==> flow/design.v <==
`timescale 1ns / 1ps
module pixel_generation(
    input clk,                               
    input reset,                             
    input video_on,                          
    input [9:0] x, y,    
    input KEY_UP, KEY_DOWN, KEY_LEFT, KEY_RIGHT,
    output reg [11:0] rgb                    
    );
    reg [1:0] direction;
    reg [1:0] game_state;
    reg [1:0] lives_rem;
    reg game_result;
    reg [1:0] gs;                            
    reg gr;                                  
    parameter X_MAX = 639;                   
    parameter Y_MAX = 479;                   
    parameter SQ_RGB = 12'h00F;              
    parameter BG_RGB = 12'h000;              
    parameter SQUARE_SIZE = 32;              
    parameter SQUARE_VELOCITY_POS = 1;           
    parameter SQUARE_VELOCITY_NEG = 1;
    parameter RECT_RGB = 12'hFFF;
    parameter FLAG_RGB = 12'hF00;
    parameter FLAG_STICK_RGB = 12'hFF0;
    parameter GAME_OVER_RGB = 12'hF0F;
    parameter GAME_START_RGB = 12'h000;
    parameter START_RGB = 12'hFFF;
    parameter WON_RGB = 12'hFFF;
    parameter LOST_RGB = 12'hFFF;
    parameter LIVES_RGB = 12'hF0F;
    wire refresh_tick;
    assign refresh_tick = ((y == 481) && (x == 0)) ? 1 : 0;
    wire [9:0] sq_x_l, sq_x_r;               
    wire [9:0] sq_y_t, sq_y_b;               
    reg [9:0] sq_x_reg, sq_y_reg;            
    wire [9:0] sq_x_next, sq_y_next;         
    reg [9:0] x_delta_reg, y_delta_reg;      
    reg [9:0] x_delta_next, y_delta_next;    
    always @(posedge clk or posedge reset)
        if(reset) begin
            sq_x_reg <= 0;
            sq_y_reg <= 430;
            x_delta_reg <= SQUARE_VELOCITY_POS;
            y_delta_reg <= SQUARE_VELOCITY_POS;
            direction <= 2'b00;
            game_state <= 2'b00;
            lives_rem <= 2'b11;
            game_result <= 1'b0;
        end
        else begin
            gs = game_state;
            gr = game_result;
            if (gs == 2'b00 && KEY_UP) gs = 2'b01;
            if (gs == 2'b10 && KEY_UP) begin
                gs = 2'b00;
                lives_rem  <= 2'b11;
            end
            if (gs == 2'b01) begin
            if (gs == 2'b01) begin
                if (
                ((direction == 2'b10) &&!((sq_x_reg - x_delta_reg) >= 100 &&(sq_x_reg - x_delta_reg) <= 200 && (sq_y_reg >= 50-31) && (sq_y_reg <= 150)) &&
                            !((sq_x_reg - x_delta_reg) >= 120 && (sq_x_reg - x_delta_reg) <= 140 && (sq_y_reg >= 0) && (sq_y_reg <= 70)) &&
                            !((sq_x_reg - x_delta_reg) >= 240 && (sq_x_reg - x_delta_reg) <= 280 && (sq_y_reg >= 120-31) && (sq_y_reg <= 180)) &&
                            !((sq_x_reg - x_delta_reg) >= 320 && (sq_x_reg - x_delta_reg) <= 340 && (sq_y_reg >= 0) && (sq_y_reg <= 90)) && 
                            !((sq_x_reg - x_delta_reg) >= 470 && (sq_x_reg - x_delta_reg) <= 590 && (sq_y_reg >= 35-31) && (sq_y_reg <= 150)) &&
                            !((sq_x_reg - x_delta_reg) >= 550 && (sq_x_reg - x_delta_reg) <= 640 && (sq_y_reg >= 250-31) && (sq_y_reg <= 270)) &&
                            !((sq_x_reg - x_delta_reg) >= 500 && (sq_x_reg - x_delta_reg) <= 530 && (sq_y_reg >= 320-31) && (sq_y_reg <= 480)) &&
                            !((sq_x_reg - x_delta_reg) >= 140 && (sq_x_reg - x_delta_reg) <= 220 && (sq_y_reg >= 380-31) && (sq_y_reg <= 480)) &&
                            !((sq_x_reg - x_delta_reg) >= 180 && (sq_x_reg - x_delta_reg) <= 280 && (sq_y_reg >= 300-31) && (sq_y_reg <= 320)) &&
                            !((sq_x_reg - x_delta_reg) >= 260 && (sq_x_reg - x_delta_reg) <= 370 && (sq_y_reg >= 230-31) && (sq_y_reg <= 250)) &&
                            !((sq_x_reg - x_delta_reg) >= 60 &&  (sq_x_reg - x_delta_reg) <= 90 &&   (sq_y_reg >= 160-31) && (sq_y_reg <= 180)) &&
                            !((sq_x_reg - x_delta_reg) >= 320 && (sq_x_reg - x_delta_reg) <= 340 && (sq_y_reg >= 280-31) && (sq_y_reg <= 300)) &&
                            !((sq_x_reg - x_delta_reg) >= 420 && (sq_x_reg - x_delta_reg) <= 440 && (sq_y_reg >= 290-31) && (sq_y_reg <= 320)) &&
                            !((sq_x_reg - x_delta_reg) >= 60 && (sq_x_reg - x_delta_reg) <= 140 && (sq_y_reg >= 260-31) && (sq_y_reg <= 290)) &&
                            !((sq_x_reg - x_delta_reg) >= 490 && (sq_x_reg - x_delta_reg) <= 510 && (sq_y_reg >= 180-31) && (sq_y_reg <= 280)) &&
                            !((sq_x_reg - x_delta_reg) >= 490 && (sq_x_reg - x_delta_reg) <= 510 && (sq_y_reg >= 180-31) && (sq_y_reg <= 280)) &&    
                            !((sq_x_reg - x_delta_reg) >= 120 && (sq_x_reg - x_delta_reg) <= 140 && (sq_y_reg >= 270-31) && (sq_y_reg <= 320))) 
                            ||
                   ((direction == 2'b11) &&!((sq_x_reg + x_delta_reg +16 ) >= 100 && (sq_x_reg + x_delta_reg +16) <= 200 && (sq_y_reg >= 50-31) && (sq_y_reg <= 150)) &&
                            !((sq_x_reg + x_delta_reg +16 ) >= 120 && (sq_x_reg + x_delta_reg +16) <= 140 && (sq_y_reg >= 0) && (sq_y_reg <= 70)) &&
                            !((sq_x_reg + x_delta_reg +16 ) >= 240 && (sq_x_reg + x_delta_reg +16) <= 280 && (sq_y_reg >= 120-31) && (sq_y_reg <= 180)) &&
                            !((sq_x_reg + x_delta_reg +16 ) >= 320 && (sq_x_reg + x_delta_reg +16) <= 340 && (sq_y_reg >= 0 ) && (sq_y_reg <= 90)) && 
                            !((sq_x_reg + x_delta_reg +16 ) >= 470 && (sq_x_reg + x_delta_reg +16) <= 590 && (sq_y_reg >= 35-31 ) && (sq_y_reg <= 150)) &&
                            !((sq_x_reg + x_delta_reg +16 ) >= 550 && (sq_x_reg + x_delta_reg +16) <= 640 && (sq_y_reg >= 250-31) && (sq_y_reg <= 270)) &&
                            !((sq_x_reg + x_delta_reg +16 ) >= 500 && (sq_x_reg + x_delta_reg +16) <= 530 && (sq_y_reg >= 320-31) && (sq_y_reg <= 480)) &&
                            !((sq_x_reg + x_delta_reg +16 ) >= 140 && (sq_x_reg + x_delta_reg +16) <= 220 && (sq_y_reg >= 380-31) && (sq_y_reg <= 480)) &&
                            !((sq_x_reg + x_delta_reg +16 ) >= 180 && (sq_x_reg + x_delta_reg +16) <= 280 && (sq_y_reg >= 300-31) && (sq_y_reg <= 320)) &&
                            !((sq_x_reg + x_delta_reg +16 ) >= 260 && (sq_x_reg + x_delta_reg +16) <= 370 && (sq_y_reg >= 230-31) && (sq_y_reg <= 250)) &&
                            !((sq_x_reg + x_delta_reg +16 ) >= 60 &&  (sq_x_reg + x_delta_reg +16) <= 90 &&  (sq_y_reg >= 160-31) && (sq_y_reg <= 180)) &&
                            !((sq_x_reg + x_delta_reg +16 ) >= 320 && (sq_x_reg + x_delta_reg +16) <= 340 && (sq_y_reg >= 280-31) && (sq_y_reg <= 300)) &&
                            !((sq_x_reg + x_delta_reg +16 ) >= 420 && (sq_x_reg + x_delta_reg +16) <= 440 && (sq_y_reg >= 290-31) && (sq_y_reg <= 320)) &&
                            !((sq_x_reg + x_delta_reg +16 ) >= 60 && (sq_x_reg + x_delta_reg +16) <= 140 && (sq_y_reg >= 260-31) && (sq_y_reg <= 290)) &&
                            !((sq_x_reg + x_delta_reg + 16) >= 490 && (sq_x_reg + x_delta_reg+16) <= 510 && (sq_y_reg >= 180-31) && (sq_y_reg <= 280)) &&
                            !((sq_x_reg + x_delta_reg + 16) >= 490 && (sq_x_reg + x_delta_reg+16) <= 510 && (sq_y_reg >= 180-31) && (sq_y_reg <= 280)) &&  
                            !((sq_x_reg + x_delta_reg +16 ) >= 120 && (sq_x_reg + x_delta_reg +16) <= 140 && (sq_y_reg >= 270-31) && (sq_y_reg <= 320)))
                            ||
                  ((direction == 2'b00) &&!((sq_y_reg - y_delta_reg) >= 50 &&  (sq_y_reg - y_delta_reg) <= 150 && (sq_x_reg >= 100-15) && (sq_x_reg <= 200)) &&
                            !((sq_y_reg - y_delta_reg) >= 0 &&   (sq_y_reg - y_delta_reg) <= 70 && (sq_x_reg >= 120-15) && (sq_x_reg <= 140)) &&
                            !((sq_y_reg - y_delta_reg) >= 120 && (sq_y_reg - y_delta_reg) <= 180 && (sq_x_reg >= 220) && (sq_x_reg <= 280)) &&
                            !((sq_y_reg - y_delta_reg) >= 0 &&   (sq_y_reg - y_delta_reg) <= 90 && (sq_x_reg >= 320-15) && (sq_x_reg <= 340))  &&
                            !((sq_y_reg - y_delta_reg) >= 35 &&   (sq_y_reg - y_delta_reg) <= 150 && (sq_x_reg >= 470-15) && (sq_x_reg <= 590)) &&
                            !((sq_y_reg - y_delta_reg) >= 250 && (sq_y_reg - y_delta_reg) <= 270 && (sq_x_reg >= 550-15) && (sq_x_reg <= 640)) && 
                            !((sq_y_reg - y_delta_reg) >= 320 && (sq_y_reg - y_delta_reg) <= 480 && (sq_x_reg >= 500-15) && (sq_x_reg <= 530)) &&
                            !((sq_y_reg - y_delta_reg) >= 380 && (sq_y_reg - y_delta_reg) <= 480 && (sq_x_reg >= 140-15) && (sq_x_reg <= 220)) &&
                            !((sq_y_reg - y_delta_reg) >= 300 && (sq_y_reg - y_delta_reg) <= 320 && (sq_x_reg >= 180-15) && (sq_x_reg <= 280))  &&
                            !((sq_y_reg - y_delta_reg) >= 230 && (sq_y_reg - y_delta_reg) <= 250 && (sq_x_reg >= 260-15) && (sq_x_reg <= 370)) &&
                            !((sq_y_reg - y_delta_reg) >= 160 && (sq_y_reg - y_delta_reg) <= 180 && (sq_x_reg >= 60-15) && (sq_x_reg <= 90)) &&
                            !((sq_y_reg - y_delta_reg) >= 280 && (sq_y_reg - y_delta_reg) <= 300 && (sq_x_reg >= 320-15) && (sq_x_reg <= 340)) &&
                            !((sq_y_reg - y_delta_reg) >= 290 && (sq_y_reg - y_delta_reg) <= 320 && (sq_x_reg >= 420-15) && (sq_x_reg <= 440)) &&
                            !((sq_y_reg - y_delta_reg) >= 260 && (sq_y_reg - y_delta_reg) <= 290 && (sq_x_reg >= 60-15) && (sq_x_reg <= 140)) &&
                            !((sq_y_reg - y_delta_reg) >= 180 &&   (sq_y_reg - y_delta_reg) <= 280 && (sq_x_reg >= 490-15) && (sq_x_reg <= 510)) &&
                            !((sq_y_reg - y_delta_reg) >= 180 &&   (sq_y_reg - y_delta_reg) <= 280 && (sq_x_reg >= 490-15) && (sq_x_reg <= 510)) &&  
                            !((sq_y_reg - y_delta_reg) >= 270 && (sq_y_reg - y_delta_reg) <= 320 && (sq_x_reg >= 120-15) && (sq_x_reg <= 140)))
                            ||
                    ((direction == 2'b01) && !((sq_y_reg + y_delta_reg +32) >= 50 && (sq_y_reg + y_delta_reg +32) <= 150 && (sq_x_reg >= 100-15) && (sq_x_reg <= 200)) &&
                            !((sq_y_reg + y_delta_reg +32) >= 0 && (sq_y_reg + y_delta_reg +32) <= 70 && (sq_x_reg >= 120-15) && (sq_x_reg <= 140)) &&
                            !((sq_y_reg + y_delta_reg +32) >= 120 && (sq_y_reg + y_delta_reg +32) <= 180 && (sq_x_reg >= 220) && (sq_x_reg <= 280)) &&
                            !((sq_y_reg + y_delta_reg +32) >= 0 && (sq_y_reg + y_delta_reg +32) <= 90 && (sq_x_reg >= 320-15) && (sq_x_reg <= 340))  &&
                            !((sq_y_reg + y_delta_reg +32) >= 35 && (sq_y_reg + y_delta_reg +32) <= 150 && (sq_x_reg >= 470-15) && (sq_x_reg <= 590)) &&
                            !((sq_y_reg + y_delta_reg +32) >= 250 && (sq_y_reg + y_delta_reg +32) <= 270 && (sq_x_reg >= 550-15) && (sq_x_reg <= 640)) && 
                            !((sq_y_reg + y_delta_reg +32) >= 320 && (sq_y_reg + y_delta_reg +32) <= 480 && (sq_x_reg >= 500-15) && (sq_x_reg <= 530)) &&
                            !((sq_y_reg + y_delta_reg +32) >= 380 && (sq_y_reg + y_delta_reg +32) <= 480 && (sq_x_reg >= 140-15) && (sq_x_reg <= 220)) &&
                            !((sq_y_reg + y_delta_reg +32) >= 300 && (sq_y_reg + y_delta_reg +32) <= 320 && (sq_x_reg >= 180-15) && (sq_x_reg <= 280))  &&
                            !((sq_y_reg + y_delta_reg +32) >= 230 && (sq_y_reg + y_delta_reg +32) <= 250 && (sq_x_reg >= 260-15) && (sq_x_reg <= 370)) &&
                            !((sq_y_reg + y_delta_reg +32) >= 160 && (sq_y_reg + y_delta_reg +32) <= 180 && (sq_x_reg >= 60-15) && (sq_x_reg <= 90)) &&
                            !((sq_y_reg + y_delta_reg +32) >= 280 && (sq_y_reg + y_delta_reg +32) <= 300 && (sq_x_reg >= 320-15) && (sq_x_reg <= 340)) &&
                            !((sq_y_reg + y_delta_reg +32) >= 290 && (sq_y_reg + y_delta_reg +32) <= 320 && (sq_x_reg >= 420-15) && (sq_x_reg <= 440)) &&
                            !((sq_y_reg + y_delta_reg +32) >= 260 && (sq_y_reg + y_delta_reg +32) <= 290 && (sq_x_reg >= 60-15) && (sq_x_reg <= 140)) &&
                            !((sq_y_reg + y_delta_reg +32) >= 180 && (sq_y_reg + y_delta_reg +32) <= 280 && (sq_x_reg >= 490-15) && (sq_x_reg <= 510)) &&
                            !((sq_y_reg + y_delta_reg +32) >= 180 && (sq_y_reg + y_delta_reg +32) <= 280 && (sq_x_reg >= 490-15) && (sq_x_reg <= 510)) &&  
                            !((sq_y_reg + y_delta_reg +32) >= 270 && (sq_y_reg + y_delta_reg +32) <= 320 && (sq_x_reg >= 120-15) && (sq_x_reg <= 140)))
                ) begin
                    sq_x_reg <= sq_x_next;
                    sq_y_reg <= sq_y_next;
                    x_delta_reg <= x_delta_next;
                    y_delta_reg <= y_delta_next;
                end
                else begin
                    if (lives_rem == 2'b11) lives_rem <= 2'b10; 
                    else if (lives_rem == 2'b10) lives_rem <= 2'b01;
                    else if (lives_rem == 2'b01) lives_rem <= 2'b00;  
                end                                 
                if (KEY_UP) direction <= 2'b00;  
                else if (KEY_DOWN) direction <= 2'b01;  
                else if (KEY_LEFT) direction <= 2'b10;  
                else if (KEY_RIGHT) direction <= 2'b11;  
                if (sq_x_r >= 610 && sq_y_t <= 30) begin
                    gs = 2'b10;
                    gr = 1'b1;
                    sq_x_reg <= 0;
                    sq_y_reg <= 430;
                end
                else if (lives_rem == 2'b00) begin
                    gs = 2'b10;
                    gr = 1'b0;
                    sq_x_reg <= 0;
                    sq_y_reg <= 430;
                end
            end
        end
            game_state <= gs;
            game_result <= gr;
    end
    assign sq_x_l = sq_x_reg;                    
    assign sq_y_t = sq_y_reg;                    
    assign sq_x_r = (sq_x_l + SQUARE_SIZE) - 16;    
    assign sq_y_b = sq_y_t + SQUARE_SIZE - 1;    
    wire sq_on;
    assign sq_on = (sq_x_l <= x) && (x <= sq_x_r) && (sq_y_t <= y) && (y <= sq_y_b) && game_state == 2'b01;
    assign sq_x_next = (refresh_tick) ?
    (sq_x_r >= X_MAX) ? sq_x_reg - x_delta_reg :   
    (sq_x_l <= 0) ? sq_x_reg + x_delta_reg :
    ((direction == 2'b10) &&!((sq_x_reg - x_delta_reg) >= 100 &&(sq_x_reg - x_delta_reg) <= 200 && (sq_y_reg >= 50-31) && (sq_y_reg <= 150)) &&
                            !((sq_x_reg - x_delta_reg) >= 120 && (sq_x_reg - x_delta_reg) <= 140 && (sq_y_reg >= 0) && (sq_y_reg <= 70)) &&
                            !((sq_x_reg - x_delta_reg) >= 240 && (sq_x_reg - x_delta_reg) <= 280 && (sq_y_reg >= 120-31) && (sq_y_reg <= 180)) &&
                            !((sq_x_reg - x_delta_reg) >= 320 && (sq_x_reg - x_delta_reg) <= 340 && (sq_y_reg >= 0) && (sq_y_reg <= 90)) && 
                            !((sq_x_reg - x_delta_reg) >= 490 && (sq_x_reg - x_delta_reg) <= 510 && (sq_y_reg >= 180-31) && (sq_y_reg <= 280)) &&    
                            !((sq_x_reg - x_delta_reg) >= 470 && (sq_x_reg - x_delta_reg) <= 590 && (sq_y_reg >= 35-31) && (sq_y_reg <= 150)) &&
                            !((sq_x_reg - x_delta_reg) >= 550 && (sq_x_reg - x_delta_reg) <= 640 && (sq_y_reg >= 250-31) && (sq_y_reg <= 270)) &&
                            !((sq_x_reg - x_delta_reg) >= 500 && (sq_x_reg - x_delta_reg) <= 530 && (sq_y_reg >= 320-31) && (sq_y_reg <= 480)) &&
                            !((sq_x_reg - x_delta_reg) >= 140 && (sq_x_reg - x_delta_reg) <= 220 && (sq_y_reg >= 380-31) && (sq_y_reg <= 480)) &&
                            !((sq_x_reg - x_delta_reg) >= 180 && (sq_x_reg - x_delta_reg) <= 280 && (sq_y_reg >= 300-31) && (sq_y_reg <= 320)) &&
                            !((sq_x_reg - x_delta_reg) >= 260 && (sq_x_reg - x_delta_reg) <= 370 && (sq_y_reg >= 230-31) && (sq_y_reg <= 250)) &&
                            !((sq_x_reg - x_delta_reg) >= 60 &&  (sq_x_reg - x_delta_reg) <= 90 &&   (sq_y_reg >= 160-31) && (sq_y_reg <= 180)) &&
                            !((sq_x_reg - x_delta_reg) >= 320 && (sq_x_reg - x_delta_reg) <= 340 && (sq_y_reg >= 280-31) && (sq_y_reg <= 300)) &&
                            !((sq_x_reg - x_delta_reg) >= 420 && (sq_x_reg - x_delta_reg) <= 440 && (sq_y_reg >= 290-31) && (sq_y_reg <= 320)) &&
                            !((sq_x_reg - x_delta_reg) >= 60 && (sq_x_reg - x_delta_reg) <= 140 && (sq_y_reg >= 260-31) && (sq_y_reg <= 290)) &&
                            !((sq_x_reg - x_delta_reg) >= 120 && (sq_x_reg - x_delta_reg) <= 140 && (sq_y_reg >= 270-31) && (sq_y_reg <= 320)))
                            ? (sq_x_reg - x_delta_reg) :
    ((direction == 2'b11) &&!((sq_x_reg + x_delta_reg +16 ) >= 100 && (sq_x_reg + x_delta_reg +16) <= 200 && (sq_y_reg >= 50-31) && (sq_y_reg <= 150)) &&
                            !((sq_x_reg + x_delta_reg +16 ) >= 120 && (sq_x_reg + x_delta_reg +16) <= 140 && (sq_y_reg >= 0) && (sq_y_reg <= 70)) &&
                            !((sq_x_reg + x_delta_reg +16 ) >= 240 && (sq_x_reg + x_delta_reg +16) <= 280 && (sq_y_reg >= 120-31) && (sq_y_reg <= 180)) &&
                            !((sq_x_reg + x_delta_reg +16 ) >= 320 && (sq_x_reg + x_delta_reg +16) <= 340 && (sq_y_reg >= 0 ) && (sq_y_reg <= 90)) && 
                            !((sq_x_reg + x_delta_reg + 16) >= 490 && (sq_x_reg + x_delta_reg+16) <= 510 && (sq_y_reg >= 180-31) && (sq_y_reg <= 280)) && 
                            !((sq_x_reg + x_delta_reg +16 ) >= 470 && (sq_x_reg + x_delta_reg +16) <= 590 && (sq_y_reg >= 35-31 ) && (sq_y_reg <= 150)) &&
                            !((sq_x_reg + x_delta_reg +16 ) >= 550 && (sq_x_reg + x_delta_reg +16) <= 640 && (sq_y_reg >= 250-31) && (sq_y_reg <= 270)) &&
                            !((sq_x_reg + x_delta_reg +16 ) >= 500 && (sq_x_reg + x_delta_reg +16) <= 530 && (sq_y_reg >= 320-31) && (sq_y_reg <= 480)) &&
                            !((sq_x_reg + x_delta_reg +16 ) >= 140 && (sq_x_reg + x_delta_reg +16) <= 220 && (sq_y_reg >= 380-31) && (sq_y_reg <= 480)) &&
                            !((sq_x_reg + x_delta_reg +16 ) >= 180 && (sq_x_reg + x_delta_reg +16) <= 280 && (sq_y_reg >= 300-31) && (sq_y_reg <= 320)) &&
                            !((sq_x_reg + x_delta_reg +16 ) >= 260 && (sq_x_reg + x_delta_reg +16) <= 370 && (sq_y_reg >= 230-31) && (sq_y_reg <= 250)) &&
                            !((sq_x_reg + x_delta_reg +16 ) >= 60 &&  (sq_x_reg + x_delta_reg +16) <= 90 &&  (sq_y_reg >= 160-31) && (sq_y_reg <= 180)) &&
                            !((sq_x_reg + x_delta_reg +16 ) >= 320 && (sq_x_reg + x_delta_reg +16) <= 340 && (sq_y_reg >= 280-31) && (sq_y_reg <= 300)) &&
                            !((sq_x_reg + x_delta_reg +16 ) >= 420 && (sq_x_reg + x_delta_reg +16) <= 440 && (sq_y_reg >= 290-31) && (sq_y_reg <= 320)) &&
                            !((sq_x_reg + x_delta_reg +16 ) >= 60 && (sq_x_reg + x_delta_reg +16) <= 140 && (sq_y_reg >= 260-31) && (sq_y_reg <= 290)) &&
                            !((sq_x_reg + x_delta_reg +16 ) >= 120 && (sq_x_reg + x_delta_reg +16) <= 140 && (sq_y_reg >= 270-31) && (sq_y_reg <= 320)))
                            ? (sq_x_reg + x_delta_reg) : sq_x_reg :
    sq_x_reg;
assign sq_y_next = (refresh_tick) ?
    (sq_y_t <= 0) ? sq_y_reg + y_delta_reg :     
    (sq_y_b >= Y_MAX) ? sq_y_reg - y_delta_reg :
    ((direction == 2'b00) &&!((sq_y_reg - y_delta_reg) >= 50 &&  (sq_y_reg - y_delta_reg) <= 150 && (sq_x_reg >= 100-15) && (sq_x_reg <= 200)) &&
                            !((sq_y_reg - y_delta_reg) >= 0 &&   (sq_y_reg - y_delta_reg) <= 70 && (sq_x_reg >= 120-15) && (sq_x_reg <= 140)) &&
                            !((sq_y_reg - y_delta_reg) >= 120 && (sq_y_reg - y_delta_reg) <= 180 && (sq_x_reg >= 220) && (sq_x_reg <= 280)) &&
                            !((sq_y_reg - y_delta_reg) >= 0 &&   (sq_y_reg - y_delta_reg) <= 90 && (sq_x_reg >= 320-15) && (sq_x_reg <= 340))  &&
                            !((sq_y_reg - y_delta_reg) >= 180 &&   (sq_y_reg - y_delta_reg) <= 280 && (sq_x_reg >= 490-15) && (sq_x_reg <= 510)) &&
                            !((sq_y_reg - y_delta_reg) >= 35 &&   (sq_y_reg - y_delta_reg) <= 150 && (sq_x_reg >= 470-15) && (sq_x_reg <= 590)) &&
                            !((sq_y_reg - y_delta_reg) >= 250 && (sq_y_reg - y_delta_reg) <= 270 && (sq_x_reg >= 550-15) && (sq_x_reg <= 640)) && 
                            !((sq_y_reg - y_delta_reg) >= 320 && (sq_y_reg - y_delta_reg) <= 480 && (sq_x_reg >= 500-15) && (sq_x_reg <= 530)) &&
                            !((sq_y_reg - y_delta_reg) >= 380 && (sq_y_reg - y_delta_reg) <= 480 && (sq_x_reg >= 140-15) && (sq_x_reg <= 220)) &&
                            !((sq_y_reg - y_delta_reg) >= 300 && (sq_y_reg - y_delta_reg) <= 320 && (sq_x_reg >= 180-15) && (sq_x_reg <= 280))  &&
                            !((sq_y_reg - y_delta_reg) >= 230 && (sq_y_reg - y_delta_reg) <= 250 && (sq_x_reg >= 260-15) && (sq_x_reg <= 370)) &&
                            !((sq_y_reg - y_delta_reg) >= 160 && (sq_y_reg - y_delta_reg) <= 180 && (sq_x_reg >= 60-15) && (sq_x_reg <= 90)) &&
                            !((sq_y_reg - y_delta_reg) >= 280 && (sq_y_reg - y_delta_reg) <= 300 && (sq_x_reg >= 320-15) && (sq_x_reg <= 340)) &&
                            !((sq_y_reg - y_delta_reg) >= 290 && (sq_y_reg - y_delta_reg) <= 320 && (sq_x_reg >= 420-15) && (sq_x_reg <= 440)) &&
                            !((sq_y_reg - y_delta_reg) >= 260 && (sq_y_reg - y_delta_reg) <= 290 && (sq_x_reg >= 60-15) && (sq_x_reg <= 140)) &&
                            !((sq_y_reg - y_delta_reg) >= 270 && (sq_y_reg - y_delta_reg) <= 320 && (sq_x_reg >= 120-15) && (sq_x_reg <= 140)))
                            ? (sq_y_reg - y_delta_reg) :
    ((direction == 2'b01) && !((sq_y_reg + y_delta_reg +32) >= 50 && (sq_y_reg + y_delta_reg +32) <= 150 && (sq_x_reg >= 100-15) && (sq_x_reg <= 200)) &&
                            !((sq_y_reg + y_delta_reg +32) >= 0 && (sq_y_reg + y_delta_reg +32) <= 70 && (sq_x_reg >= 120-15) && (sq_x_reg <= 140)) &&
                            !((sq_y_reg + y_delta_reg +32) >= 120 && (sq_y_reg + y_delta_reg +32) <= 180 && (sq_x_reg >= 220) && (sq_x_reg <= 280)) &&
                            !((sq_y_reg + y_delta_reg +32) >= 0 && (sq_y_reg + y_delta_reg +32) <= 90 && (sq_x_reg >= 320-15) && (sq_x_reg <= 340))  &&
                            !((sq_y_reg + y_delta_reg +32) >= 35 && (sq_y_reg + y_delta_reg +32) <= 150 && (sq_x_reg >= 470-15) && (sq_x_reg <= 590)) &&
                            !((sq_y_reg + y_delta_reg +32) >= 180 && (sq_y_reg + y_delta_reg +32) <= 280 && (sq_x_reg >= 490-15) && (sq_x_reg <= 510)) &&
                            !((sq_y_reg + y_delta_reg +32) >= 250 && (sq_y_reg + y_delta_reg +32) <= 270 && (sq_x_reg >= 550-15) && (sq_x_reg <= 640)) && 
                            !((sq_y_reg + y_delta_reg +32) >= 320 && (sq_y_reg + y_delta_reg +32) <= 480 && (sq_x_reg >= 500-15) && (sq_x_reg <= 530)) &&
                            !((sq_y_reg + y_delta_reg +32) >= 380 && (sq_y_reg + y_delta_reg +32) <= 480 && (sq_x_reg >= 140-15) && (sq_x_reg <= 220)) &&
                            !((sq_y_reg + y_delta_reg +32) >= 300 && (sq_y_reg + y_delta_reg +32) <= 320 && (sq_x_reg >= 180-15) && (sq_x_reg <= 280))  &&
                            !((sq_y_reg + y_delta_reg +32) >= 230 && (sq_y_reg + y_delta_reg +32) <= 250 && (sq_x_reg >= 260-15) && (sq_x_reg <= 370)) &&
                            !((sq_y_reg + y_delta_reg +32) >= 160 && (sq_y_reg + y_delta_reg +32) <= 180 && (sq_x_reg >= 60-15) && (sq_x_reg <= 90)) &&
                            !((sq_y_reg + y_delta_reg +32) >= 280 && (sq_y_reg + y_delta_reg +32) <= 300 && (sq_x_reg >= 320-15) && (sq_x_reg <= 340)) &&
                            !((sq_y_reg + y_delta_reg +32) >= 290 && (sq_y_reg + y_delta_reg +32) <= 320 && (sq_x_reg >= 420-15) && (sq_x_reg <= 440)) &&
                            !((sq_y_reg + y_delta_reg +32) >= 260 && (sq_y_reg + y_delta_reg +32) <= 290 && (sq_x_reg >= 60-15) && (sq_x_reg <= 140)) &&
                            !((sq_y_reg + y_delta_reg +32) >= 270 && (sq_y_reg + y_delta_reg +32) <= 320 && (sq_x_reg >= 120-15) && (sq_x_reg <= 140)))
                            ? (sq_y_reg + y_delta_reg) : sq_y_reg:
    sq_y_reg;
    always @* begin
        x_delta_next = x_delta_reg;
        y_delta_next = y_delta_reg;
       if(sq_y_t < 1)                               
           y_delta_next = 1;                        
       else if(sq_x_r >= X_MAX)                    
           x_delta_next = 1;                        
       else if (sq_x_r >= 300) 
           x_delta_next = 2;
    end
    wire rect_on;
    assign rect_on = ((x >= 100 && x <= 200) && (y >= 50 && y <= 150) ||
               (x >= 120 && x <= 140) && (y >= 0 && y <= 70) ||
               (x >= 240 && x <= 280) && (y >= 120 && y <= 180) ||
               (x >= 320 && x <= 340) && (y >= 0 && y <= 90) ||
               (x >= 490 && x <=510) &&  (y>= 180 && y <=280) ||      
               (x >= 470 && x <= 590) && (y >= 35 && y <= 150) ||
               (x >= 550 && x <= 640) && (y >= 250 && y <= 270) ||
               (x >= 500 && x <= 530) && (y >= 320 && y <= 480) ||
               (x >= 140 && x <= 220) && (y >= 380 && y <= 480) ||
               (x >= 180 && x <= 280) && (y >= 300 && y <= 320) ||
               (x >= 260 && x <= 370) && (y >= 230 && y <= 250) ||
               (x >= 60 && x <= 90) && (y >= 160 && y <= 180) ||
               (x >= 320 && x <= 340) && (y >= 280 && y <= 300) ||
               (x >= 420 && x <= 440) && (y >= 290 && y <= 320) ||
               (x >= 60 && x <= 140) && (y >= 260 && y <= 290) ||
               (x >= 120 && x <= 140) && (y >= 270 && y <= 320)) && (game_state == 2'b01);
    wire flag_on;
    assign flag_on = ((x >= 610 && x <= 630) && (y >= 0 && y <= 30) && (game_state == 2'b01));
    wire flag_stick_on;
    assign flag_stick_on = ((x >= 630 && x <= 635) && (y >= 0 && y <= 50) && (game_state == 2'b01));
    wire s_on;
    assign s_on = ((x >= 100 && x <= 140) && (y >= 200 && y <= 220) ||   
                   (x >= 100 && x <= 120) && (y >= 220 && y <= 240) ||   
                   (x >= 100 && x <= 140) && (y >= 240 && y <= 260) ||   
                   (x >= 120 && x <= 140) && (y >= 260 && y <= 280) ||   
                   (x >= 100 && x <= 140) && (y >= 280 && y <= 300)) && game_state == 2'b00;    
    wire t_on;
    assign t_on = ((x >= 160 && x <= 200) && (y >= 200 && y <= 220) ||   
                   (x >= 175 && x <= 185) && (y >= 200 && y <= 300)) && game_state == 2'b00;
    wire a_on;
    assign a_on = ((x >= 220 && x <= 240) && (y >= 200 && y <= 300) ||   
                   (x >= 240 && x <= 260) && (y >= 200 && y <= 220) ||   
                   (x >= 240 && x <= 260) && (y >= 240 && y <= 260) ||   
                   (x >= 260 && x <= 280) && (y >= 200 && y <= 300)) && game_state == 2'b00;    
    wire r_on;
    assign r_on =((x >= 300 && x <= 315) && (y >= 200 && y <= 250) ||   
                   (x >= 315 && x <= 325) && (y >= 200 && y <= 215) ||   
                   (x >= 325 && x <= 340) && (y >= 200 && y <= 250) ||
                   (x >= 315 && x <= 325) && (y >= 225 && y <= 250) ||
                   (x >= 300 && x <= 320) && (y >= 250 && y <= 300) ||
                   (x >= 335 && x <= 345) && (y >= 250 && y <= 290)) && game_state == 2'b00;  
    wire t2_on;
    assign t2_on = ((x >= 360 && x <= 400) && (y >= 200 && y <= 220) ||   
                    (x >= 375 && x <= 385) && (y >= 220 && y <= 300)) && game_state == 2'b00;    
    wire won_on;
     assign won_on = (
    ((x >= 290) && (x <= 300) && (y >= 210) && (y <= 260)) ||
    ((x >= 310) && (x <= 320) && (y >= 220) && (y <= 260)) ||
    ((x >= 330) && (x <= 340) && (y >= 210) && (y <= 260)) ||
    ((x >= 300) && (x <= 310) && (y >= 250) && (y <= 260)) ||
    ((x >= 320) && (x <= 330) && (y >= 250) && (y <= 260)) ||
    ((x >= 360) && (x <= 370) && (y >= 210) && (y <= 260)) ||
    ((x >= 380) && (x <= 390) && (y >= 210) && (y <= 260)) ||
    ((x >= 370) && (x <= 380) && (y >= 210) && (y <= 220)) ||
    ((x >= 370) && (x <= 380) && (y >= 250) && (y <= 260)) ||
    ((x >= 410) && (x <= 420) && (y >= 210) && (y <= 260)) ||
    ((x >= 430) && (x <= 440) && (y >= 210) && (y <= 260)) ||
    ((x >= 420) && (x <= 430) && (y >= 210) && (y <= 220))
) && (game_state == 2'b10) && (game_result == 1'b1);
    wire loss_on;
    assign loss_on =  (
    ((x >= 280) && (x <= 290) && (y >= 200) && (y <= 240)) ||
    ((x >= 290) && (x <= 320) && (y >= 230) && (y <= 240)) ||
    ((x >= 330) && (x <= 340) && (y >= 200) && (y <= 240)) ||
    ((x >= 360) && (x <= 370) && (y >= 200) && (y <= 240)) ||
    ((x >= 340) && (x <= 360) && (y >= 200) && (y <= 210)) ||
    ((x >= 340) && (x <= 360) && (y >= 230) && (y <= 240)) ||
    ((x >= 390) && (x <= 420) && (y >= 200) && (y <= 210)) ||
    ((x >= 390) && (x <= 400) && (y >= 210) && (y <= 220)) ||
    ((x >= 390) && (x <= 420) && (y >= 220) && (y <= 230)) ||
    ((x >= 410) && (x <= 420) && (y >= 230) && (y <= 240)) ||
    ((x >= 390) && (x <= 420) && (y >= 240) && (y <= 250)) ||
    ((x >= 440) && (x <= 470) && (y >= 200) && (y <= 210)) ||
    ((x >= 450) && (x <= 460) && (y >= 210) && (y <= 240)))
 && (game_state == 2'b10) && (game_result == 1'b0);
    wire three_on;
    assign three_on = (
    ((x >= 535) && (x <= 600) && (y >= 400) && (y <= 420)) ||
    ((x >= 535) && (x <= 600) && (y >= 440) && (y <= 460)) ||
    ((x >= 535) && (x <= 600) && (y >= 480) && (y <= 500)) ||
    ((x >= 535) && (x <= 600) && (y >= 520) && (y <= 540)) && game_state == 2'b01 && lives_rem == 2'b11);
    wire two_on;
    assign two_on = (
    ((x >= 5) && (x <= 15) && (y >= 5) && (y <= 10)) ||
    ((x >= 12) && (x <= 15) && (y >= 10) && (y <= 17)) ||
    ((x >= 5) && (x <= 12) && (y >= 15) && (y <= 17)) ||
    ((x >= 5) && (x <= 8) && (y >= 17) && (y <= 24)) ||
    ((x >= 5) && (x <= 15) && (y >= 24) && (y <= 34)) && game_state == 2'b01 && lives_rem == 2'b10
) ;
    wire one_on;
    assign one_on = (((x >= 5) && (x <= 10) && (y >= 5) && (y <= 25))
    && game_state == 2'b01 && lives_rem == 2'b01
    ); 
    always @*
        if (~video_on)
            rgb = 12'h000;           
        else if (sq_on)
            rgb = SQ_RGB;            
        else if (rect_on)
            rgb = RECT_RGB;          
        else if (flag_on)
            rgb = FLAG_RGB;
        else if (flag_stick_on)
            rgb = FLAG_STICK_RGB;
        else if (s_on && game_state == 2'b00)
            rgb = 12'hF00;           
        else if (t_on && game_state == 2'b00)
            rgb = 12'h0F0;           
        else if (a_on && game_state == 2'b00)
            rgb = 12'h00F;           
        else if (r_on && game_state == 2'b00)
            rgb = 12'h0F0;        
        else if (t2_on && game_state == 2'b00)
            rgb = 12'hF00;           
        else if (won_on && game_state == 2'b10 && game_result == 1'b1)
            rgb = 12'h000;
        else if (loss_on && game_state == 2'b10 && game_result == 1'b0)
            rgb = 12'h000;
        else if (!loss_on && !won_on && game_state == 2'b10)  
            rgb = GAME_OVER_RGB;     
        else
            rgb = BG_RGB;          
endmodule
==> Tool chain data of pixel_generation <==
What the tools print for pixel_generation, step after step.
Lines are those of the file above, counted from 1.
Cell names lack the library's common part.
{ "inputs": {"top": "pixel_generation", "clock_port": "clk", "cell_library": "sky130hd", "corner": "tt_025C_1v80"} }

==> Word level <==
Counts by Yosys on the flattened word-level netlist (proc, flatten, opt, wreduce; memories kept). Register bits leave out memories and registers merged into their read ports (data or address). Print and check cells are left out.
{ "op_classes": {"addsub": 14, "cmp": 275, "eq_ne": 11, "mux": 49, "logic": 2, "reduce_and_logical": 635} }
{ "ops": {"columns": ["op", "count"], "rows": [
  ["greater-or-equal comparator 32 x 9 -> 1 bit (second input constant)", 26],
  ["less-or-equal comparator 32 x 9 -> 1 bit (second input constant)", 22],
  ["logical AND 1 bit", 498],
  ["greater-or-equal comparator 32 x 8 -> 1 bit (second input constant)", 14],
  ["greater-or-equal comparator 10 x 9 -> 1 bit (second input constant)", 42],
  ["less-or-equal comparator 10 x 9 -> 1 bit (second input constant)", 41],
  ["less-or-equal comparator 32 x 8 -> 1 bit (second input constant)", 11],
  ["greater-or-equal comparator 10 x 8 -> 1 bit (second input constant)", 25],
  ["less-or-equal comparator 32 x 10 -> 1 bit (second input constant)", 6],
  ["greater-or-equal comparator 32 x 6 -> 1 bit (second input constant)", 6],
  ["greater-or-equal comparator 32 x 7 -> 1 bit (second input constant)", 6],
  ["less-or-equal comparator 32 x 7 -> 1 bit (second input constant)", 6],
  ["less-or-equal comparator 10 x 8 -> 1 bit (second input constant)", 19],
  ["2-to-1 mux 10 bit", 18],
  ["2-to-1 mux 12 bit", 13],
  ["less-or-equal comparator 10 bit (second input constant)", 8],
  ["greater-or-equal comparator 10 x 7 -> 1 bit (second input constant)", 7],
  ["less-or-equal comparator 10 x 7 -> 1 bit (second input constant)", 7],
  ["zero test 1 bit", 66],
  ["greater-or-equal comparator 32 x 1 -> 1 bit (second input constant)", 2],
  ["greater-or-equal comparator 32 x 10 -> 1 bit (second input constant)", 2],
  ["greater-or-equal comparator 10 bit (second input constant)", 6],
  ["logical OR 1 bit", 55],
  ["less-or-equal comparator 10 bit", 4],
  ["greater-or-equal comparator 10 x 6 -> 1 bit (second input constant)", 4],
  ["2-to-1 mux 2 bit", 15],
  ["subtractor 10 x 1 -> 10 bit (second input constant)", 2],
  ["greater-or-equal comparator 10 x 1 -> 1 bit (second input constant)", 2]
]} }
Not listed: further kinds 31, cells in them 53.
{ "word_totals": {"reg_bits": 37} }

==> Logic depth <==
Yosys ltp: most cells in a row. Word level: on the elaborated netlist, between registers, memories and ports. Mapped: between sequential cells and ports; inverters and the memories' decode and read muxes count.
{ "logic_depth": {"ltp_word": 34, "abc_area": 0, "depth_mapped": 20, "ltp_nobuf": 15} }

==> Synthesis result <==
The flow's flattened synthesis, as Yosys stat reports it; memories are mapped. The netlist is that of the ABC_AREA named above (0 if unset); the other value can give another one.
The area totals of this step are shown rounded.
{ "types": {"columns": ["type", "count", "area_total_um2"], "rows": [
  ["a21oi_1", 141, 705.677],
  ["ha_1", 55, 688.16],
  ["o21ai_0", 132, 660.634],
  ["nor2_1", 166, 623.098],
  ["dfrtp_1", 24, 600.576],
  ["nand2_1", 144, 540.518],
  ["nor3_1", 76, 380.365],
  ["xnor2_1", 38, 332.819],
  ["nand3_1", 62, 310.298],
  ["clkbuf_1", 82, 307.795],
  ["dfstp_2", 10, 262.752],
  ["a31oi_1", 39, 243.984],
  ["nand4_1", 39, 243.984],
  ["nor4_1", 36, 225.216],
  ["o21a_1", 28, 210.202],
  ["a211oi_1", 27, 202.694],
  ["inv_1", 53, 198.941],
  ["nand2b_1", 29, 181.424]
]} }
Other cell types: 87; their cells: 598.
{ "synth_totals": {"cell_count": 1779, "area_mm2": 0.0117, "flip_flops": 34, "buf_cells": 149} }

==> Path before layout <==
Path of least setup slack by OpenSTA after synthesis, without wires, with an ideal clock, recovery checks aside; 20% of the period is set as input and as output delay. Where synthesis merged equal registers, the netlist keeps one of their names.
{ "synth_path": {"path_type": "input-to-output", "from": "input x[1]", "to": "output rgb[1]", "period_ps": 10000, "input_delay_ps": 2000, "output_delay_ps": 2000, "arrival_ps": 5004, "setup_slack_ps": 2996, "path_delay_ps": 3004, "path_stages": 15, "synth_period_reached_ps": 7004} }
"path_delay_ps" = arrival - input delay + setup time.
A path that ends at an output port has no setup time.
"path_stages": output pins that drive a net of the path, with the launching flip-flop's if there is one; two outputs of one cell count as two.
"synth_period_reached_ps" is the clock period less the worst setup slack; recovery checks do not enter. This is arithmetic on one report: input and output delays are still those of the set period (20% each).
The rows between start and end are the longest chain of elaborated cells between them; the timing report does not say that the signal goes this way. Where chains are equally long, one stands for them.
A line is the first line of the expression or statement that the cell stems from. Yosys adds cells for indexed reads and writes and turns some case tables into memories.
{ "synth_between": {"path_cell_list": "clkbuf_1 > inv_1 > ha_1 > nor2b_1 > o21a_1 > o21a_1 > o21a_1 > o21a_1 > o21a_1 > o21a_1 > o21ai_0 > a21oi_1 > or4_1 > a41oi_1 > buf_4", "elab_chain_cells": 34} }
{ "synth_lines": {"columns": ["item", "line_no", "source"], "rows": [
  ["start, declared", 6, "input [9:0] x, y,"],
  ["greater-or-equal comparator 10 x 9 -> 1 bit", 319, "((x >= 280) && (x <= 290) && (y >= 200) && (y <= 240)) ||"],
  ["logical AND 1 bit x3", 319, null],
  ["logical OR 1 bit x12", 319, null],
  ["logical AND 1 bit x2", 318, "assign loss_on =  ("],
  ["zero test 1 bit", 376, "else if (!loss_on && !won_on && game_state == 2'b10)"],
  ["logical AND 1 bit x2", 376, null],
  ["2-to-1 mux 12 bit", 376, null],
  ["[5 not listed]", null, null],
  ["2-to-1 mux 12 bit", 364, "else if (t_on && game_state == 2'b00)"],
  ["2-to-1 mux 12 bit", 362, "else if (s_on && game_state == 2'b00)"],
  ["2-to-1 mux 12 bit", 360, "else if (flag_stick_on)"],
  ["2-to-1 mux 12 bit", 358, "else if (flag_on)"],
  ["2-to-1 mux 12 bit", 356, "else if (rect_on)"],
  ["2-to-1 mux 12 bit", 354, "else if (sq_on)"],
  ["2-to-1 mux 12 bit", 352, "if (~video_on)"],
  ["end, declared", 8, "output reg [11:0] rgb"]
]} }
Some nets on the timed path still bear RTL names; the line given drives or declares the net.
{ "synth_nets": {"columns": ["signal", "line_no"], "rows": [
  ["rgb[0]", 352]
]} }

==> Timing after layout <==
Path of least setup slack in the final report of stored run 1 (OpenROAD, finished layout, wires in). Where an end is a register, its clock arrival counts in the times.
The report prints the path's times to 10 ps; the period is as set.
{ "layout_path": {"path_type": "input-to-output", "from": "input y[5]", "to": "output rgb[3]", "period_ps": 10000, "input_delay_ps": 2000, "output_delay_ps": 2000, "arrival_ps": 6640, "setup_slack_ps": 1360, "path_stages": 12} }
The rows between start and end are the longest chain of elaborated cells between them; the timing report does not say that the signal goes this way. Where chains are equally long, one stands for them.
{ "layout_between": {"path_cell_list": "clkdlybuf4s50_1 > inv_1 > nand3_1 > a31oi_1 > o221ai_1 > a22oi_1 > a21oi_1 > or4_1 > a21oi_1 > nand4_1 > a41oi_1 > clkdlybuf4s50_1", "elab_chain_cells": 33} }
{ "layout_lines": {"columns": ["item", "line_no", "source"], "rows": [
  ["start, declared", 6, "input [9:0] x, y,"],
  ["greater-or-equal comparator 10 x 8 -> 1 bit", 319, "((x >= 280) && (x <= 290) && (y >= 200) && (y <= 240)) ||"],
  ["logical AND 1 bit x2", 319, null],
  ["logical OR 1 bit x12", 319, null],
  ["logical AND 1 bit x2", 318, "assign loss_on =  ("],
  ["zero test 1 bit", 376, "else if (!loss_on && !won_on && game_state == 2'b10)"],
  ["logical AND 1 bit x2", 376, null],
  ["2-to-1 mux 12 bit", 376, null],
  ["[5 not listed]", null, null],
  ["2-to-1 mux 12 bit", 364, "else if (t_on && game_state == 2'b00)"],
  ["2-to-1 mux 12 bit", 362, "else if (s_on && game_state == 2'b00)"],
  ["2-to-1 mux 12 bit", 360, "else if (flag_stick_on)"],
  ["2-to-1 mux 12 bit", 358, "else if (flag_on)"],
  ["2-to-1 mux 12 bit", 356, "else if (rect_on)"],
  ["2-to-1 mux 12 bit", 354, "else if (sq_on)"],
  ["2-to-1 mux 12 bit", 352, "if (~video_on)"],
  ["end, declared", 8, "output reg [11:0] rgb"]
]} }

5 stored runs of pixel_generation in the flow (synthesis by Yosys, layout by OpenROAD, sky130hd cells), in arbitrary order. Constraints: input delay and output delay 20% of the set period each, output load 0.01 pF.
"achievedPeriod_ps" = clock period - worst setup slack. The figure is calculated, with input and output delays left at 20% of the set period.
"worst_setup_path_time_ps": the worst setup path's part of the clock period (all of it between registers, 20% less for each end at a port) less its slack. A launch clock that arrives late makes it longer, a capture clock that arrives late makes it shorter.
"worst_setup_path_time_ps" is known to 10 ps.
The measured numbers are rounded.
[
  {
    "run": "stored run 1",
    "settings": { "CELL_PAD_IN_SITES_DETAIL_PLACEMENT": 1, "CORE_UTILIZATION": 40, "PLACE_DENSITY_LB_ADDON": 0.03, "period_ns": 10.0, "CAP_MARGIN": 20, "CORE_MARGIN": 2, "SLEW_MARGIN": 20 },
    "results": { "stdcell_area_mm2": 0.0123, "worst_setup_path_time_ps": 4640, "path_kind": "input-to-output", "achievedPeriod_ps": 8639, "ws_hold_ps": 507, "total_negative_slack_ps": 0, "util_frac": 0.428, "setup_worst_slack_ps": 1360, "die_footprint_mm2": 0.0305, "synth_area_mm2": 0.0117 }
  },
  {
    "run": "stored run 2",
    "settings": { "ABC_AREA": 1, "CAP_MARGIN": 40, "CELL_PAD_IN_SITES_GLOBAL_PLACEMENT": 0, "CORE_UTILIZATION": 18, "GPL_ROUTABILITY_DRIVEN": 0, "GPL_TIMING_DRIVEN": 0, "PLACE_DENSITY": 0.76, "SETUP_SLACK_MARGIN": -0.04, "SLEW_MARGIN": 5, "period_ns": 6.09, "CORE_MARGIN": 2 },
    "results": { "die_footprint_mm2": 0.0656, "setup_worst_slack_ps": 79, "util_frac": 0.21, "stdcell_area_mm2": 0.0132, "ws_hold_ps": 467, "total_negative_slack_ps": 0, "synth_area_mm2": 0.0114, "worst_setup_path_time_ps": 3580, "path_kind": "input-to-output", "achievedPeriod_ps": 6011 }
  },
  {
    "run": "stored run 3",
    "settings": { "CAP_MARGIN": 0, "CELL_PAD_IN_SITES_GLOBAL_PLACEMENT": 1, "CORE_ASPECT_RATIO": 0.52, "CORE_MARGIN": 7, "CORE_UTILIZATION": 20, "CTS_CLUSTER_DIAMETER": 247, "GPL_TIMING_DRIVEN": 0, "HOLD_SLACK_MARGIN": 0.18, "MAX_ROUTING_LAYER": "met4", "MIN_ROUTING_LAYER": "met1", "SETUP_SLACK_MARGIN": 1.52, "TNS_END_PERCENT": 20, "period_ns": 6.62, "SLEW_MARGIN": 20 },
    "results": { "setup_worst_slack_ps": 818, "worst_setup_path_time_ps": 4480, "path_kind": "reg-to-output", "util_frac": 0.273, "synth_area_mm2": 0.0117, "ws_hold_ps": 516, "stdcell_area_mm2": 0.0156, "die_footprint_mm2": 0.0656, "achievedPeriod_ps": 5802, "total_negative_slack_ps": 0 }
  },
  {
    "run": "stored run 4",
    "settings": { "ABC_AREA": 1, "CAP_MARGIN": 0, "CELL_PAD_IN_SITES_GLOBAL_PLACEMENT": 1, "CORE_ASPECT_RATIO": 0.52, "CORE_MARGIN": 10, "CORE_UTILIZATION": 20, "CTS_CLUSTER_DIAMETER": 392, "GPL_TIMING_DRIVEN": 0, "MAX_ROUTING_LAYER": "met4", "MIN_ROUTING_LAYER": "met2", "SETUP_SLACK_MARGIN": 1.91, "SLEW_MARGIN": 15, "TNS_END_PERCENT": 20, "period_ns": 14.6 },
    "outcome": "incomplete, routing halted on GRT-0116"
  },
  {
    "run": "stored run 5",
    "settings": { "ABC_AREA": 1, "CAP_MARGIN": 0, "CELL_PAD_IN_SITES_GLOBAL_PLACEMENT": 1, "CORE_ASPECT_RATIO": 0.52, "CORE_MARGIN": 5, "CORE_UTILIZATION": 20, "CTS_CLUSTER_DIAMETER": 392, "GPL_TIMING_DRIVEN": 0, "HOLD_SLACK_MARGIN": 0.18, "MAX_ROUTING_LAYER": "met4", "MIN_ROUTING_LAYER": "met2", "SETUP_SLACK_MARGIN": 1.91, "SLEW_MARGIN": 15, "TNS_END_PERCENT": 20, "period_ns": 6.62 },
    "outcome": "incomplete, routing halted on GRT-0116"
  }
]
